==> flow/design.v <==
`timescale 1ns / 1ps
module spi_controller(
    input clk,
    input reset,
    output reg sensor_select,
    output reg write_start,
    output reg [7:0] write_data,
    output reg [2:0] write_count_bytes,
    input write_ready
    );
    parameter GYRO = 0;
    parameter ACCL = 1;
    parameter state_init = 0;
    parameter state_idle = 1;
    parameter state_gyro_x = 2;
    parameter state_idle_1 = 3;
    parameter state_gyro_y = 4;
    parameter state_idle_2 = 5;
    parameter state_accl_x = 6;
    parameter state_idle_3 = 7;
    parameter state_accl_y = 8;
    parameter state_idle_4 = 9;
    parameter state_accl_z = 10;
    parameter state_idle_5 = 11;
    reg [3:0] current_state;
    reg [3:0] next_state;
    always @ (posedge clk) begin
        if (reset)
            current_state <= state_init;
        else
            current_state <= next_state;
        end
    always @ (*) begin
        next_state = current_state;
        case (current_state)
            state_init: begin
                next_state = state_idle;
                end
            state_idle: begin
                if (write_ready)
                    next_state = state_gyro_x;
                end
            state_gyro_x: begin
                next_state = state_idle_1;
                end
            state_idle_1: begin
                if (write_ready)
                    next_state = state_gyro_y;
                end
            state_gyro_y: begin
                next_state = state_idle_2;
                end
            state_idle_2: begin
                if (write_ready)
                    next_state = state_accl_x;
                end
            state_accl_x: begin
                next_state = state_idle_3;
                end
            state_idle_3: begin
                if (write_ready)
                    next_state = state_accl_y;
                end
            state_accl_y: begin
                next_state = state_idle_4;
                end
            state_idle_4: begin
                if (write_ready)
                    next_state = state_accl_z;
                end
            state_accl_z: begin
                next_state = state_idle_5;
                end
            state_idle_5: begin
                if (write_ready)
                    next_state = state_gyro_x;
                end
            endcase
        end
    always @ (*) begin
        case (current_state)
            state_init: begin
                sensor_select = 1'b0;
                write_start = 1'b0;
                write_data = 8'd0;
                write_count_bytes = 3'b0;
                end
            state_idle: begin
                sensor_select = 1'b0;
                write_start = 1'b0;
                write_data = 8'd0;
                write_count_bytes = 3'b0;
                end
            state_gyro_x: begin
                sensor_select = GYRO;
                write_start = 1'b1;
                write_data = 8'h02;
                write_count_bytes = 3'd3;
                end
            state_idle_1: begin
                sensor_select = GYRO;
                write_start = 1'b0;
                write_data = 8'h02;
                write_count_bytes = 3'd3;
                end
            state_gyro_y: begin
                sensor_select = GYRO;
                write_start = 1'b1;
                write_data = 8'h04;
                write_count_bytes = 3'd3;
                end
            state_idle_2: begin
                sensor_select = GYRO;
                write_start = 1'b0;
                write_data = 8'h04;
                write_count_bytes = 3'd3;
                end
            state_accl_x: begin
                sensor_select = ACCL;
                write_start = 1'b1;
                write_data = 8'h12;
                write_count_bytes = 3'd4;
                end
            state_idle_3: begin
                sensor_select = ACCL;
                write_start = 1'b0;
                write_data = 8'h12;
                write_count_bytes = 3'd4;
                end
            state_accl_y: begin
                sensor_select = ACCL;
                write_start = 1'b1;
                write_data = 8'h14;
                write_count_bytes = 3'd4;
                end
            state_idle_4: begin
                sensor_select = ACCL;
                write_start = 1'b0;
                write_data = 8'h14;
                write_count_bytes = 3'd4;
                end
            state_accl_z: begin
                sensor_select = ACCL;
                write_start = 1'b1;
                write_data = 8'h16;
                write_count_bytes = 3'd4;
                end
            state_idle_5: begin
                sensor_select = ACCL;
                write_start = 1'b0;
                write_data = 8'h16;
                write_count_bytes = 3'd4;
                end
            default: begin
                sensor_select = 1'b0;
                write_start = 1'b0;
                write_data = 8'd0;
                write_count_bytes = 3'b0;
                end
            endcase
        end
endmodule
`timescale 1ns / 1ps
module spi_interface(
    input div_clk,
    input reset,
    input sensor_select,
    input write_start,
    input [7:0] write_data,
    input [2:0] write_count_bytes,
    output reg write_ready,
    output wire read_ready,
    output wire [7:0] read_data,
    output wire SCLK,
    output wire MOSI,
    input  wire MISO_G,
    output wire SS_G,
    input  wire MISO_A,
    output wire SS_A
    );
    parameter GYRO = 0;
    parameter ACCL = 1;
    parameter state_init = 0;
    parameter state_idle = 1;
    parameter state_write_init = 2;
    parameter state_write_set_ss = 3;
    parameter state_write_hi = 4;
    parameter state_write_lo = 5;
    parameter state_write_done = 6;
    reg [3:0] current_state;
    reg [3:0] next_state;
    reg [7:0] shift_reg_tx;
    reg tx_reset;
    reg tx_parallel_load_enable;
    reg tx_shift_right_enable;
    reg [7:0] shift_reg_rx;
    reg rx_reset;
    reg rx_shift_left_enable;
    reg slave_select_gyro;
    reg slave_select_accl;
    reg shared_clk;
    reg [3:0] count;
    reg [2:0] count_bytes;
    reg count_reset;
    reg count_load;
    reg count_enable;
    reg count_done;
    reg count_bytes_done;
    always @ (posedge div_clk) begin
        if (reset)
            current_state <= state_init;
        else
            current_state <= next_state;
        end
    always @ (*) begin
        next_state = current_state;
        case (current_state)
            state_init: begin
                next_state = state_idle;
                end
            state_idle: begin
                if (write_start)
                    next_state = state_write_init;
                end
            state_write_init: begin
                next_state = state_write_set_ss;
                end
            state_write_set_ss: begin
                next_state = state_write_hi;
                end
            state_write_hi: begin
                if (count_bytes_done)
                    next_state = state_write_done;
                else
                    next_state = state_write_lo;
                end
            state_write_lo: begin
                next_state = state_write_hi;
                end
            state_write_done: begin
                next_state = state_idle;
                end
            default: begin
                next_state = state_init;
                end
            endcase
        end
    always @ (posedge div_clk) begin
        if (tx_reset)
            shift_reg_tx <= 8'd0;
        else if (tx_parallel_load_enable)
            shift_reg_tx <= write_data;
        else if (tx_shift_right_enable)
            shift_reg_tx <= {shift_reg_tx[6:0], 1'b0};
        if (rx_reset)
            shift_reg_rx <= 8'd0;
        else if (rx_shift_left_enable && (sensor_select == GYRO))
            shift_reg_rx <= {shift_reg_rx[6:0], MISO_G};
        else if (rx_shift_left_enable && (sensor_select == ACCL))
            shift_reg_rx <= {shift_reg_rx[6:0], MISO_A};
        if (count_reset) begin
            count <= 4'd0;
            count_bytes <= 3'd0;
            count_done <= 1'b0;
            count_bytes_done <= 1'b0;
            end
        else if (count_load) begin
            count <= 4'd15;
            count_bytes <= write_count_bytes;
            end
        else if (count_enable) begin
            count <= count - 1;
            count_done <= 1'b0;
            if (count == 4'd1 && (write_count_bytes != count_bytes))
                count_done <= 1'b1;
            if (count == 4'd0) begin
                count_bytes <= count_bytes - 1;
                end
            if (count_bytes == 3'd1 && count == 4'd2)
                count_bytes_done <= 1'b1;
            end
        end
    always @ (*) begin
            write_ready = 1'b0;
            tx_reset = 1'b0;
            tx_parallel_load_enable = 1'b0;
            tx_shift_right_enable = 1'b0;
            rx_reset = 1'b0;
            rx_shift_left_enable = 1'b0;
            slave_select_gyro = 1'b1;
            slave_select_accl = 1'b1;
            shared_clk = 1'b0;
            count_reset = 1'b0;
            count_load = 1'b0;
            count_enable = 1'b0;
            case (current_state)
                state_init: begin
                    tx_reset = 1'b1;
                    rx_reset = 1'b1;
                    count_reset = 1'b1;
                    end
                state_idle: begin
                    write_ready = 1'b1;
                    count_reset = 1'b1;
                    end
                state_write_init: begin
                    count_load = 1'b1;
                    tx_parallel_load_enable = 1'b1;
                    end
                state_write_set_ss: begin
                    rx_shift_left_enable = 1'b1;
                    if (sensor_select == GYRO)
                        slave_select_gyro = 1'b0;
                    else
                        slave_select_accl = 1'b0;
                    end
                state_write_hi: begin
                    shared_clk = 1'b1;
                    tx_shift_right_enable = 1'b1;
                    count_enable = 1'b1;
                    if (sensor_select == GYRO)
                        slave_select_gyro = 1'b0;
                    else
                        slave_select_accl = 1'b0;
                    end
                state_write_lo: begin
                    shared_clk = 1'b0;
                    rx_shift_left_enable = 1'b1;
                    count_enable = 1'b1;
                    if (sensor_select == GYRO)
                        slave_select_gyro = 1'b0;
                    else
                        slave_select_accl = 1'b0;
                    end
                state_write_done: begin
                    shared_clk = 1'b0;
                    count_enable = 1'b1;
                    if (sensor_select == GYRO)
                        slave_select_gyro = 1'b0;
                    else
                        slave_select_accl = 1'b0;
                    end
                endcase
            end
        assign MOSI = shift_reg_tx[7];
        assign SS_G = slave_select_gyro;
        assign SS_A = slave_select_accl;
        assign SCLK = shared_clk;
        assign read_ready = count_done;
        assign read_data = shift_reg_rx;
endmodule
`timescale 1ns / 1ps
module spi_master(
    input clk,
    input reset,
    output wire read_ready,
    output wire [7:0] read_data,
    output wire SCLK,
    output wire MOSI,
    input  wire MISO_G,
    output wire SS_G,
    input  wire MISO_A,
    output wire SS_A
    );
    wire sensor_select;
    wire write_start;
    wire [7:0] write_data;
    wire [2:0] write_count_bytes;
    wire write_ready;
    spi_controller controller(.clk(clk),
                              .reset(reset),
                              .sensor_select(sensor_select),
                              .write_start(write_start),
                              .write_data(write_data),
                              .write_count_bytes(write_count_bytes),
                              .write_ready(write_ready));
    spi_interface spi_if(.div_clk(clk),
                            .reset(reset),
                            .sensor_select(sensor_select),
                            .write_start(write_start),
                            .write_data(write_data),
                            .write_count_bytes(write_count_bytes),
                            .write_ready(write_ready),
                            .read_ready(read_ready),
                            .read_data(read_data),
                            .SCLK(SCLK),
                            .MOSI(MOSI),
                            .MISO_G(MISO_G),
                            .SS_G(SS_G),
                            .MISO_A(MISO_A),
                            .SS_A(SS_A));
endmodule
`timescale 1ns / 1ps
module spi_axis_bridge(
    input clk,
    input reset,
    input read_ready,
    input [7:0] read_data,
    input TREADY,
    output reg TVALID,
    output [103:0] TDATA
    );
    reg [103:0] register_buffer;
    reg [3:0] internal_counter;
    always @ (posedge clk) begin
        if (reset)
            register_buffer <= 104'd0;
        else if (read_ready)
            register_buffer <= {register_buffer[95:0], read_data};
        end
    always @ (posedge clk) begin
        if (reset)
            internal_counter <= 4'd0;
        else if (internal_counter == 4'd13)
            internal_counter <= 4'd0;
        else if (read_ready)
            internal_counter <= internal_counter + 1'b1;
        end
    always @ (posedge clk) begin
        if (reset)
            TVALID <= 1'b0;
        else if (internal_counter == 4'd13)
            TVALID <= 1'b1;
        else if (TVALID && TREADY)
            TVALID <= 1'b0;
        end
    assign TDATA = register_buffer;
endmodule
`timescale 1 ns / 1 ns
module preprocessor
          (clk,
           reset,
           RAW_GYRO_X,
           RAW_GYRO_Y,
           RAW_ACCL_X,
           RAW_ACCL_Y,
           RAW_ACCL_Z,
           GYRO_X,
           GYRO_Y,
           ACCL_X,
           ACCL_Y,
           ACCL_Z,
           TVALID,
           TREADY);
  input   clk;
  input   reset;
  input   signed [15:0] RAW_GYRO_X;   
  input   signed [15:0] RAW_GYRO_Y;   
  input   signed [15:0] RAW_ACCL_X;   
  input   signed [15:0] RAW_ACCL_Y;   
  input   signed [15:0] RAW_ACCL_Z;   
  output  signed [15:0] GYRO_X;   
  output  signed [15:0] GYRO_Y;   
  output  signed [15:0] ACCL_X;   
  output  signed [15:0] ACCL_Y;   
  output  signed [15:0] ACCL_Z;   
  input TVALID;
  output TREADY;
  assign TREADY = 1'b1;
  wire signed [30:0] Data_Type_Conversion6_out1;   
  wire signed [61:0] Gain8_mul_temp;   
  wire signed [16:0] Gain8_out1;   
  wire signed [33:0] Gain12_mul_temp;   
  wire signed [15:0] Gain12_out1;   
  reg signed [15:0] Unit_Delay_out1;   
  wire signed [30:0] Data_Type_Conversion1_out1;   
  wire signed [61:0] Gain2_mul_temp;   
  wire signed [16:0] Gain2_out1;   
  wire signed [33:0] Gain1_mul_temp;   
  wire signed [15:0] Gain1_out1;   
  reg signed [15:0] Unit_Delay1_out1;   
  wire signed [30:0] Data_Type_Conversion_out1;   
  wire signed [61:0] Gain3_mul_temp;   
  wire signed [16:0] Gain3_out1;   
  wire signed [33:0] Gain4_mul_temp;   
  wire signed [15:0] Gain4_out1;   
  reg signed [15:0] Unit_Delay2_out1;   
  wire signed [30:0] Data_Type_Conversion2_out1;   
  wire signed [61:0] Gain5_mul_temp;   
  wire signed [16:0] Gain5_out1;   
  wire signed [33:0] Gain6_mul_temp;   
  wire signed [15:0] Gain6_out1;   
  reg signed [15:0] Unit_Delay3_out1;   
  wire signed [30:0] Data_Type_Conversion3_out1;   
  wire signed [61:0] Gain7_mul_temp;   
  wire signed [16:0] Gain7_out1;   
  wire signed [33:0] Gain9_mul_temp;   
  wire signed [15:0] Gain9_out1;   
  reg signed [15:0] Unit_Delay4_out1;   
  assign Data_Type_Conversion6_out1 = {RAW_GYRO_X, 15'b000000000000000};
  assign Gain8_mul_temp = 31'sb0100000000000000100000000000001 * Data_Type_Conversion6_out1;
  assign Gain8_out1 = Gain8_mul_temp[60:44] + $signed({1'b0, Gain8_mul_temp[43] & (( ~ Gain8_mul_temp[61]) | (|Gain8_mul_temp[42:0]))});
  assign Gain12_mul_temp = 17'sb01111101000000000 * Gain8_out1;
  assign Gain12_out1 = Gain12_mul_temp[31:16] + $signed({1'b0, Gain12_mul_temp[15] & (( ~ Gain12_mul_temp[33]) | (|Gain12_mul_temp[14:0]))});
  always @(posedge clk)
    begin : Unit_Delay_process
      if (reset == 1'b1) begin
        Unit_Delay_out1 <= 16'sb0000000000000000;
      end
      else if (TREADY && TVALID) begin
        Unit_Delay_out1 <= Gain12_out1;
      end
    end
  assign GYRO_X = Unit_Delay_out1;
  assign Data_Type_Conversion1_out1 = {RAW_GYRO_Y, 15'b000000000000000};
  assign Gain2_mul_temp = 31'sb0100000000000000100000000000001 * Data_Type_Conversion1_out1;
  assign Gain2_out1 = Gain2_mul_temp[60:44] + $signed({1'b0, Gain2_mul_temp[43] & (( ~ Gain2_mul_temp[61]) | (|Gain2_mul_temp[42:0]))});
  assign Gain1_mul_temp = 17'sb01111101000000000 * Gain2_out1;
  assign Gain1_out1 = Gain1_mul_temp[31:16] + $signed({1'b0, Gain1_mul_temp[15] & (( ~ Gain1_mul_temp[33]) | (|Gain1_mul_temp[14:0]))});
  always @(posedge clk)
    begin : Unit_Delay1_process
      if (reset == 1'b1) begin
        Unit_Delay1_out1 <= 16'sb0000000000000000;
      end
      else if (TREADY && TVALID) begin
        Unit_Delay1_out1 <= Gain1_out1;
      end
    end
  assign GYRO_Y = Unit_Delay1_out1;
  assign Data_Type_Conversion_out1 = {RAW_ACCL_X, 15'b000000000000000};
  assign Gain3_mul_temp = 31'sb0100000000000000100000000000001 * Data_Type_Conversion_out1;
  assign Gain3_out1 = Gain3_mul_temp[60:44] + $signed({1'b0, Gain3_mul_temp[43] & (( ~ Gain3_mul_temp[61]) | (|Gain3_mul_temp[42:0]))});
  assign Gain4_mul_temp = 17'sb01011101110000000 * Gain3_out1;
  assign Gain4_out1 = Gain4_mul_temp[31:16] + $signed({1'b0, Gain4_mul_temp[15] & (( ~ Gain4_mul_temp[33]) | (|Gain4_mul_temp[14:0]))});
  always @(posedge clk)
    begin : Unit_Delay2_process
      if (reset == 1'b1) begin
        Unit_Delay2_out1 <= 16'sb0000000000000000;
      end
      else if (TREADY && TVALID) begin
        Unit_Delay2_out1 <= Gain4_out1;
      end
    end
  assign ACCL_X = Unit_Delay2_out1;
  assign Data_Type_Conversion2_out1 = {RAW_ACCL_Y, 15'b000000000000000};
  assign Gain5_mul_temp = 31'sb0100000000000000100000000000001 * Data_Type_Conversion2_out1;
  assign Gain5_out1 = Gain5_mul_temp[60:44] + $signed({1'b0, Gain5_mul_temp[43] & (( ~ Gain5_mul_temp[61]) | (|Gain5_mul_temp[42:0]))});
  assign Gain6_mul_temp = 17'sb01011101110000000 * Gain5_out1;
  assign Gain6_out1 = Gain6_mul_temp[31:16] + $signed({1'b0, Gain6_mul_temp[15] & (( ~ Gain6_mul_temp[33]) | (|Gain6_mul_temp[14:0]))});
  always @(posedge clk)
    begin : Unit_Delay3_process
      if (reset == 1'b1) begin
        Unit_Delay3_out1 <= 16'sb0000000000000000;
      end
      else if (TREADY && TVALID) begin
        Unit_Delay3_out1 <= Gain6_out1;
      end
    end
  assign ACCL_Y = Unit_Delay3_out1;
  assign Data_Type_Conversion3_out1 = {RAW_ACCL_Z, 15'b000000000000000};
  assign Gain7_mul_temp = 31'sb0100000000000000100000000000001 * Data_Type_Conversion3_out1;
  assign Gain7_out1 = Gain7_mul_temp[60:44] + $signed({1'b0, Gain7_mul_temp[43] & (( ~ Gain7_mul_temp[61]) | (|Gain7_mul_temp[42:0]))});
  assign Gain9_mul_temp = 17'sb01011101110000000 * Gain7_out1;
  assign Gain9_out1 = Gain9_mul_temp[31:16] + $signed({1'b0, Gain9_mul_temp[15] & (( ~ Gain9_mul_temp[33]) | (|Gain9_mul_temp[14:0]))});
  always @(posedge clk)
    begin : Unit_Delay4_process
      if (reset == 1'b1) begin
        Unit_Delay4_out1 <= 16'sb0000000000000000;
      end
      else if (TREADY && TVALID) begin
        Unit_Delay4_out1 <= Gain9_out1;
      end
    end
  assign ACCL_Z = Unit_Delay4_out1;
endmodule
`timescale 1ns / 1ps
module attitude_estimation(
    input clk,
    input reset,
    output SCLK,
    output MOSI,
    input  MISO_G,
    output SS_G,
    input  MISO_A,
    output SS_A,
    output [15:0] gyro_x,
    output [15:0] gyro_y,
    output [15:0] accl_x,
    output [15:0] accl_y,
    output [15:0] accl_z
    );
    wire read_ready;
    wire [7:0] read_data;
    wire TREADY;
    wire TVALID;
    wire [103:0] TDATA;
    spi_master master (.clk(clk),
                       .reset(reset),
                       .read_ready(read_ready),
                       .read_data(read_data),
                       .SCLK(SCLK),
                       .MOSI(MOSI),
                       .MISO_G(MISO_G),
                       .SS_G(SS_G),
                       .MISO_A(MISO_A),
                       .SS_A(SS_A));
    spi_axis_bridge bridge (.clk(clk),
                            .reset(reset),
                            .read_ready(read_ready),
                            .read_data(read_data),
                            .TREADY(TREADY),
                            .TVALID(TVALID),
                            .TDATA(TDATA));
    preprocessor preprocessor (.clk(clk),
                               .reset(reset),
                               .RAW_GYRO_X({TDATA[95:88], TDATA[103:96]}),
                               .RAW_GYRO_Y({TDATA[79:72], TDATA[87:80]}),
                               .RAW_ACCL_X({TDATA[55:48], TDATA[63:56]}),
                               .RAW_ACCL_Y({TDATA[31:24], TDATA[39:32]}),
                               .RAW_ACCL_Z({TDATA[7:0], TDATA[15:8]}),
                               .GYRO_X(gyro_x),
                               .GYRO_Y(gyro_y),
                               .ACCL_X(accl_x),
                               .ACCL_Y(accl_y),
                               .ACCL_Z(accl_z),
                               .TREADY(TREADY),
                               .TVALID(TVALID));
endmodule
# Step by step through the tools: attitude_estimation
# Tool output for the design above before and after an edit, in the order of the flow.
# Lines under "before" count in the file above, lines under "after" in the edited file.
# "change" is "after" less "before", of the values as shown.
# Operators carry their Yosys type and port widths (W data, S select, Z words).
# Library cell names are shortened.
# A cell with n/a has no value.
# setup
top,attitude_estimation
clk_port,clk
library,sky130hd
corner,tt_025C_1v80

# The edit
# Unified diff, file above to edited file.
# This change comes from a script, not from a designer; no optimisation was intended.
# begin of diff
@@ -402,5 +402,5 @@
     );
     reg [103:0] register_buffer;
-    reg [3:0] internal_counter;
+    reg [4:0] internal_counter;
     always @ (posedge clk) begin
         if (reset)
# end of diff

# Word-level counts
# Counts by Yosys on the flattened word-level netlist (proc, flatten, opt, wreduce; memories kept). Print and check cells are left out. Cells with the same type and inputs are merged into one.
# Memory sizes are those after Yosys's memory passes, which may raise the word count (mostly to a power of two), join words into wider ones and drop unused or constant bits.
# bits
element,before,after,change
ff_bits,222,223,1
mem_bits_ro,128,128,0
clocked_rd_ports_x_width,8,8,0
mem_count,1,1,0
inputBits,4,4,0
output_inout_bits,84,84,0
wordCells,166,166,0
# classes
element,before,after,change
add_sub_neg,13,13,0
multipliers,10,10,0
eq_ne,28,28,0
muxes,33,33,0
n_logic,32,32,0
reduce_logical,33,33,0
# memory_table
element,before,after
memory_list,16x8 r1 w0,16x8 r1 w0
# ops
cell,before,after,change
$eq A4 B4 Y1 const B,5,4,-1
$add A4 B1 Y4 const B,1,0,-1
$add A5 B1 Y5 const B,0,1,1
$eq A5 B4 Y1 const B,0,1,1
$mux W1,13,13,0
$not A1 Y1,12,12,0
$and A1 B1 Y1,10,10,0
$mux W4,10,10,0
$or A1 B1 Y1,10,10,0
$eq A4 B3 Y1 const B,7,7,0
$add A16 B1 Y16,5,5,0
$add A17 B1 Y17,5,5,0
$eq A4 B2 Y1 const B,5,5,0
$mul A31 B16 Y47 const A,5,5,0
$reduce_or A2 Y1,5,5,0
$reduce_or A28 Y1,5,5,0
$logic_and A1 B1 Y1,4,4,0
$mux W8,4,4,0
$ne A2 B2 Y1 const B,4,4,0
$reduce_bool A2 Y1,4,4,0
$eq A4 B1 Y1 const B,3,3,0
$logic_not A4 Y1,3,3,0
$mul A10 B17 Y27 const A,3,3,0
$mux W3,3,3,0
$reduce_or A8 Y1,3,3,0
$mul A8 B17 Y25 const A,2,2,0
$ne A2 B1 Y1 const B,2,2,0
$reduce_and A2 Y1,2,2,0
# Not every row of either side is listed.

# Logic depth
# Longest topological path by Yosys (ltp), each cell counted once; first at word level (registers and memories cut), then after technology mapping (sequential cells cut; the memories' decode and read muxes count).
# depth
element,before,after,change
depth_word,10,10,0
abc_area,0,0,n/a
mapped_depth,62,56,-6
depth_no_buf,60,56,-4

# Mapped cells and area
# Yosys stat after the flow's synthesis: flattened, memories mapped to cells. It holds for the ABC_AREA given above (unset counts as 0); a run with the other value may have another netlist.
# mapped
element,before,after,change
mapped_cells,4628,4855,227
area_mm2,0.0402398,0.0418251,0.0015853
sequential_area_mm2,0.0045844,0.0046044,0.0000200
ffs,229,230,1
buf_cells,134,154,20
# by_type
type,before,after,change
inv_1,744,797,53
nor2_1,363,388,25
nand4_1,48,72,24
xnor2_1,238,215,-23
buf_2,10,32,22
xor2_1,162,146,-16
a211oi_1,87,101,14
o21ai_0,107,120,13
nand3b_1,2,15,13
nor3b_1,10,22,12
nand3_1,93,104,11
and3_1,38,49,11
buf_1,16,6,-10
and4_1,26,17,-9
nor4b_1,6,13,7
a221oi_1,3,10,7
o21a_1,36,30,-6
nand2b_1,29,35,6
# Not every row of either side is listed.
# By module: a second synthesis without flattening, with its own total; a netlist apart from the flattened one above.
# hier_totals
element,before,after,change
cells_unflattened,4824,4615,-209
area_unflattened_mm2,0.0419415,0.0406165,-0.0013250
# Rows give one instance, submodules left out.
# modules_before
mod,instances,n_cells,mod_area_mm2,mod_seq_area_mm2
preprocessor,1,4246,0.0361171,0.0016015
spi_axis_bridge,1,358,0.0038812,0.0021821
spi_interface,1,161,0.0014089,0.0006406
spi_controller,1,59,0.0005343,0.0001802
(name not given),1,0,0,0
spi_master,1,0,0,0
# modules_after
mod,instances,n_cells,mod_area_mm2,mod_seq_area_mm2
preprocessor,1,4033,0.0346645,0.0016015
spi_axis_bridge,1,362,0.0040088,0.0022021
spi_interface,1,161,0.0014089,0.0006406
spi_controller,1,59,0.0005343,0.0001802
(name not given),1,0,0,0
spi_master,1,0,0,0

# Timing after synthesis
# OpenSTA on the mapped netlist: ideal clock, no wires. The path of least setup slack (recovery checks aside). Input and output delay are each 20% of the period. Register names are those of the netlist, which keeps one name where synthesis merged equal registers.
# synth_path
element,before,after,change
path_kind,flip-flop to flip-flop,flip-flop to flip-flop,n/a
from,reg bridge.register_buffer[31],reg bridge.register_buffer[55],n/a
to,reg preprocessor.Unit_Delay3_out1[10],reg preprocessor.Unit_Delay2_out1[14],n/a
clock_period_ns,16.0,16.0,0.0
setup_ns,0.091,0.086,-0.005
launch_ns,0.000,0.000,0.000
arrival_ns,12.411,13.075,0.664
required_ns,15.909,15.914,0.005
setup_slack_ns,3.498,2.840,-0.658
delay_ns,12.502,13.161,0.659
path_stages,55,53,-2
path_buffers,2,2,0
period_less_setup_slack_ns,12.502,13.16,0.658
# "delay_ns" = arrival - input delay + setup time.
# "path_stages" counts driving pins, that of a launching flip-flop among them; a cell with two outputs on the path counts twice.
# "period_less_setup_slack_ns" = period - worst setup slack (recovery checks aside). The figure is calculated, with input and output delays left at 20% of the set period.
# The rows between start and end are the longest chain of elaborated cells between them; the timing report does not say that the signal goes this way. Where chains are equally long, one stands for them.
# Each line given opens the expression or statement behind the cell; cells for indexed reads and writes are added by Yosys, which also makes memories of some case tables.
# synth_between_before
cell_sequence,dfxtp_1 ha_1 fa_1 ha_1 fa_1 ha_1 ha_1 clkbuf_1 nand3_1 a311oi_1 o21ai_0 a21oi_1 nor2_1 o21ai_0 nand2_1 a21oi_1 xnor2_1 a211oi_1 [19 not listed] ha_1 clkbuf_1 a41oi_1 o21ai_0 a21oi_1 o31ai_1 a31oi_1 o21ai_0 a21o_1 a21oi_1 o21ai_0 xor2_1 a21oi_1 ha_1 ha_1 nand4_1 or3_1 a311oi_1
elab_chain_cells,10
cone_cells,12
cone_lines,4
cone_classes,add/sub (2); mul (2); logic (6); reduce/logical (2)
# synth_lines_before
element,line_no,text
start: declaration,403,reg [103:0] register_buffer;
start: assignment,407,register_buffer <= 104'd0;
start: assignment,409,"register_buffer <= {register_buffer[95:0], read_data};"
$mul A31 B16 Y47,536,assign Gain5_mul_temp = 31'sb0100000000000000100000000000001 * Data_Type_Conversion2_out1;
$not A1 Y1,537,"assign Gain5_out1 = Gain5_mul_temp[60:44] + $signed({1'b0, Gain5_mul_temp[43] & (( ~ Gain5_mul_temp[61]) | (|G ..."
$or A1 B1 Y1,537,
$and A1 B1 Y1,537,
$add A17 B1 Y17,537,
$mul A10 B17 Y27,538,assign Gain6_mul_temp = 17'sb01011101110000000 * Gain5_out1;
$not A1 Y1,539,"assign Gain6_out1 = Gain6_mul_temp[31:16] + $signed({1'b0, Gain6_mul_temp[15] & (( ~ Gain6_mul_temp[33]) | (|G ..."
$or A1 B1 Y1,539,
$and A1 B1 Y1,539,
$add A16 B1 Y16,539,
end: assignment,543,Unit_Delay3_out1 <= 16'sb0000000000000000;
end: assignment,546,Unit_Delay3_out1 <= Gain6_out1;
end: declaration,483,reg signed [15:0] Unit_Delay3_out1;
# synth_between_after
cell_sequence,dfxtp_1 ha_1 inv_1 fa_1 inv_1 ha_1 fa_1 ha_1 ha_1 buf_2 a21o_1 a21o_1 o21ai_0 and3_1 o21ai_0 a22o_1 a21o_1 a21oi_1 [17 not listed] clkbuf_1 nand4_1 nor3_1 a21o_1 o211ai_1 a21oi_1 o21ai_0 a211oi_1 o21a_1 o31a_1 ha_1 ha_1 nor4b_1 nand2_1 nor4_1 nand4_1 xor2_1 a211oi_1
elab_chain_cells,10
cone_cells,12
cone_lines,4
cone_classes,add/sub (2); mul (2); logic (6); reduce/logical (2)
# synth_lines_after
element,line_no,text
start: declaration,403,reg [103:0] register_buffer;
start: assignment,407,register_buffer <= 104'd0;
start: assignment,409,"register_buffer <= {register_buffer[95:0], read_data};"
$mul A31 B16 Y47,521,assign Gain3_mul_temp = 31'sb0100000000000000100000000000001 * Data_Type_Conversion_out1;
$not A1 Y1,522,"assign Gain3_out1 = Gain3_mul_temp[60:44] + $signed({1'b0, Gain3_mul_temp[43] & (( ~ Gain3_mul_temp[61]) | (|G ..."
$or A1 B1 Y1,522,
$and A1 B1 Y1,522,
$add A17 B1 Y17,522,
$mul A10 B17 Y27,523,assign Gain4_mul_temp = 17'sb01011101110000000 * Gain3_out1;
$not A1 Y1,524,"assign Gain4_out1 = Gain4_mul_temp[31:16] + $signed({1'b0, Gain4_mul_temp[15] & (( ~ Gain4_mul_temp[33]) | (|G ..."
$or A1 B1 Y1,524,
$and A1 B1 Y1,524,
$add A16 B1 Y16,524,
end: assignment,528,Unit_Delay2_out1 <= 16'sb0000000000000000;
end: assignment,531,Unit_Delay2_out1 <= Gain4_out1;
end: declaration,477,reg signed [15:0] Unit_Delay2_out1;

# Timing after layout
# From the final timing report of each run of pair A: the path of least setup slack in the routed layout; clock arrival at registers is part of the times.
# layout_path
element,before,after,change
path_kind,flip-flop to flip-flop,flip-flop to flip-flop,n/a
from,reg bridge.register_buffer[31],reg bridge.register_buffer[55],n/a
to,reg preprocessor.Unit_Delay3_out1[10],reg preprocessor.Unit_Delay2_out1[14],n/a
clock_period_ns,16.0,16.0,0.0
setup_ns,0.09,0.08,-0.01
launch_ns,0.60,0.60,0.00
arrival_ns,14.80,14.49,-0.31
required_ns,16.51,16.51,0.00
setup_slack_ns,1.71,2.02,0.31
path_stages,53,52,-1
path_buffers,0,1,1
# The rows between start and end are the longest chain of elaborated cells between them; the timing report does not say that the signal goes this way. Where chains are equally long, one stands for them.
# layout_between_before
cell_sequence,dfxtp_1 ha_1 fa_1 ha_1 fa_1 ha_1 ha_1 nand3_1 a311oi_1 o21ai_0 a21oi_1 nor2_1 o21ai_0 nand2_1 a21oi_1 xnor2_1 a211oi_1 ha_1 [17 not listed] inv_1 ha_1 a41oi_1 o21ai_0 a21oi_1 o31ai_1 a31oi_1 o21ai_0 a21o_1 a21oi_1 o21ai_0 xor2_1 a21oi_1 ha_1 ha_1 nand4_1 or3_1 a311oi_1
elab_chain_cells,10
cone_cells,12
cone_lines,4
cone_classes,add/sub (2); mul (2); logic (6); reduce/logical (2)
# layout_lines_before
element,line_no,text
start: declaration,403,reg [103:0] register_buffer;
start: assignment,407,register_buffer <= 104'd0;
start: assignment,409,"register_buffer <= {register_buffer[95:0], read_data};"
$mul A31 B16 Y47,536,assign Gain5_mul_temp = 31'sb0100000000000000100000000000001 * Data_Type_Conversion2_out1;
$not A1 Y1,537,"assign Gain5_out1 = Gain5_mul_temp[60:44] + $signed({1'b0, Gain5_mul_temp[43] & (( ~ Gain5_mul_temp[61]) | (|G ..."
$or A1 B1 Y1,537,
$and A1 B1 Y1,537,
$add A17 B1 Y17,537,
$mul A10 B17 Y27,538,assign Gain6_mul_temp = 17'sb01011101110000000 * Gain5_out1;
$not A1 Y1,539,"assign Gain6_out1 = Gain6_mul_temp[31:16] + $signed({1'b0, Gain6_mul_temp[15] & (( ~ Gain6_mul_temp[33]) | (|G ..."
$or A1 B1 Y1,539,
$and A1 B1 Y1,539,
$add A16 B1 Y16,539,
end: assignment,543,Unit_Delay3_out1 <= 16'sb0000000000000000;
end: assignment,546,Unit_Delay3_out1 <= Gain6_out1;
end: declaration,483,reg signed [15:0] Unit_Delay3_out1;
# layout_between_after
cell_sequence,dfxtp_1 ha_1 inv_1 fa_1 inv_1 ha_1 fa_1 ha_1 ha_1 a21o_1 a21o_1 o21ai_0 and3_1 o21ai_0 a22o_1 a21o_1 a21oi_1 xnor2_1 [16 not listed] ha_1 a21oi_1 o21ai_0 or3_1 o211ai_1 a21oi_1 o21ai_0 a211oi_1 nor3_1 o31a_1 ha_1 ha_1 nor4b_1 nand2_1 nor4_1 nand4_1 xor2_1 a211oi_1
elab_chain_cells,10
cone_cells,12
cone_lines,4
cone_classes,add/sub (2); mul (2); logic (6); reduce/logical (2)
# layout_lines_after
element,line_no,text
start: declaration,403,reg [103:0] register_buffer;
start: assignment,407,register_buffer <= 104'd0;
start: assignment,409,"register_buffer <= {register_buffer[95:0], read_data};"
$mul A31 B16 Y47,521,assign Gain3_mul_temp = 31'sb0100000000000000100000000000001 * Data_Type_Conversion_out1;
$not A1 Y1,522,"assign Gain3_out1 = Gain3_mul_temp[60:44] + $signed({1'b0, Gain3_mul_temp[43] & (( ~ Gain3_mul_temp[61]) | (|G ..."
$or A1 B1 Y1,522,
$and A1 B1 Y1,522,
$add A17 B1 Y17,522,
$mul A10 B17 Y27,523,assign Gain4_mul_temp = 17'sb01011101110000000 * Gain3_out1;
$not A1 Y1,524,"assign Gain4_out1 = Gain4_mul_temp[31:16] + $signed({1'b0, Gain4_mul_temp[15] & (( ~ Gain4_mul_temp[33]) | (|G ..."
$or A1 B1 Y1,524,
$and A1 B1 Y1,524,
$add A16 B1 Y16,524,
end: assignment,528,Unit_Delay2_out1 <= 16'sb0000000000000000;
end: assignment,531,Unit_Delay2_out1 <= Gain4_out1;
end: declaration,477,reg signed [15:0] Unit_Delay2_out1;

# Layout results
# Runs of the flow (Yosys, OpenROAD) on both versions; the two runs of a pair have the same settings. The constraints put input and output delay at 20% of the set period each and load the outputs with 0.01 pF.
# settings_pair_A
CORE_UTILIZATION,40
period_ns,16.0
CAP_MARGIN,20
CORE_MARGIN,2
SLEW_MARGIN,20
# results_pair_A
element,before,after,change
synth_area_mm2,0.0402398,0.0418251,0.0015853
die_mm2,0.103153,0.107165,0.004012
final_cell_area_mm2,0.0433603,0.0448017,0.0014414
fin_util_pct,43.4,43.2,-0.2
setup_worst_slack_ns,1.713,2.025,0.312
total_negative_slack_ns,0.000,0.000,0.000
fin_hold_ws_ns,0.452,0.452,0.000
design_power_uw,1300,1295,-5
period_less_ws_ns,14.287,13.975,-0.312
# settings_pair_B
ABC_AREA,1
CORE_ASPECT_RATIO,0.74
CORE_MARGIN,2
CORE_UTILIZATION,29
CTS_CLUSTER_DIAMETER,362
GPL_ROUTABILITY_DRIVEN,0
MAX_ROUTING_LAYER,met5
SLEW_MARGIN,25
period_ns,8.7
CAP_MARGIN,20
# results_pair_B
element,before,after,change
synth_area_mm2,0.0432577,0.0450182,0.0017605
die_mm2,0.152304,0.158439,0.006135
final_cell_area_mm2,0.0645044,0.067018,0.0025136
fin_util_pct,43.7,43.4,-0.3
setup_worst_slack_ns,-1.065,-1.011,0.054
total_negative_slack_ns,-63.842,-40.487,23.355
fin_hold_ws_ns,0.420,0.426,0.006
design_power_uw,3170,3058,-112
period_less_ws_ns,9.765,9.711,-0.054
# "period_less_ws_ns" means the clock period less the worst setup slack. The figure is calculated, with input and output delays left at 20% of the set period.
# By "design_power_uw" is meant OpenSTA's value without simulated activity: inputs other than the clock are taken to toggle once in ten clock periods, and the tool carries that through the logic.
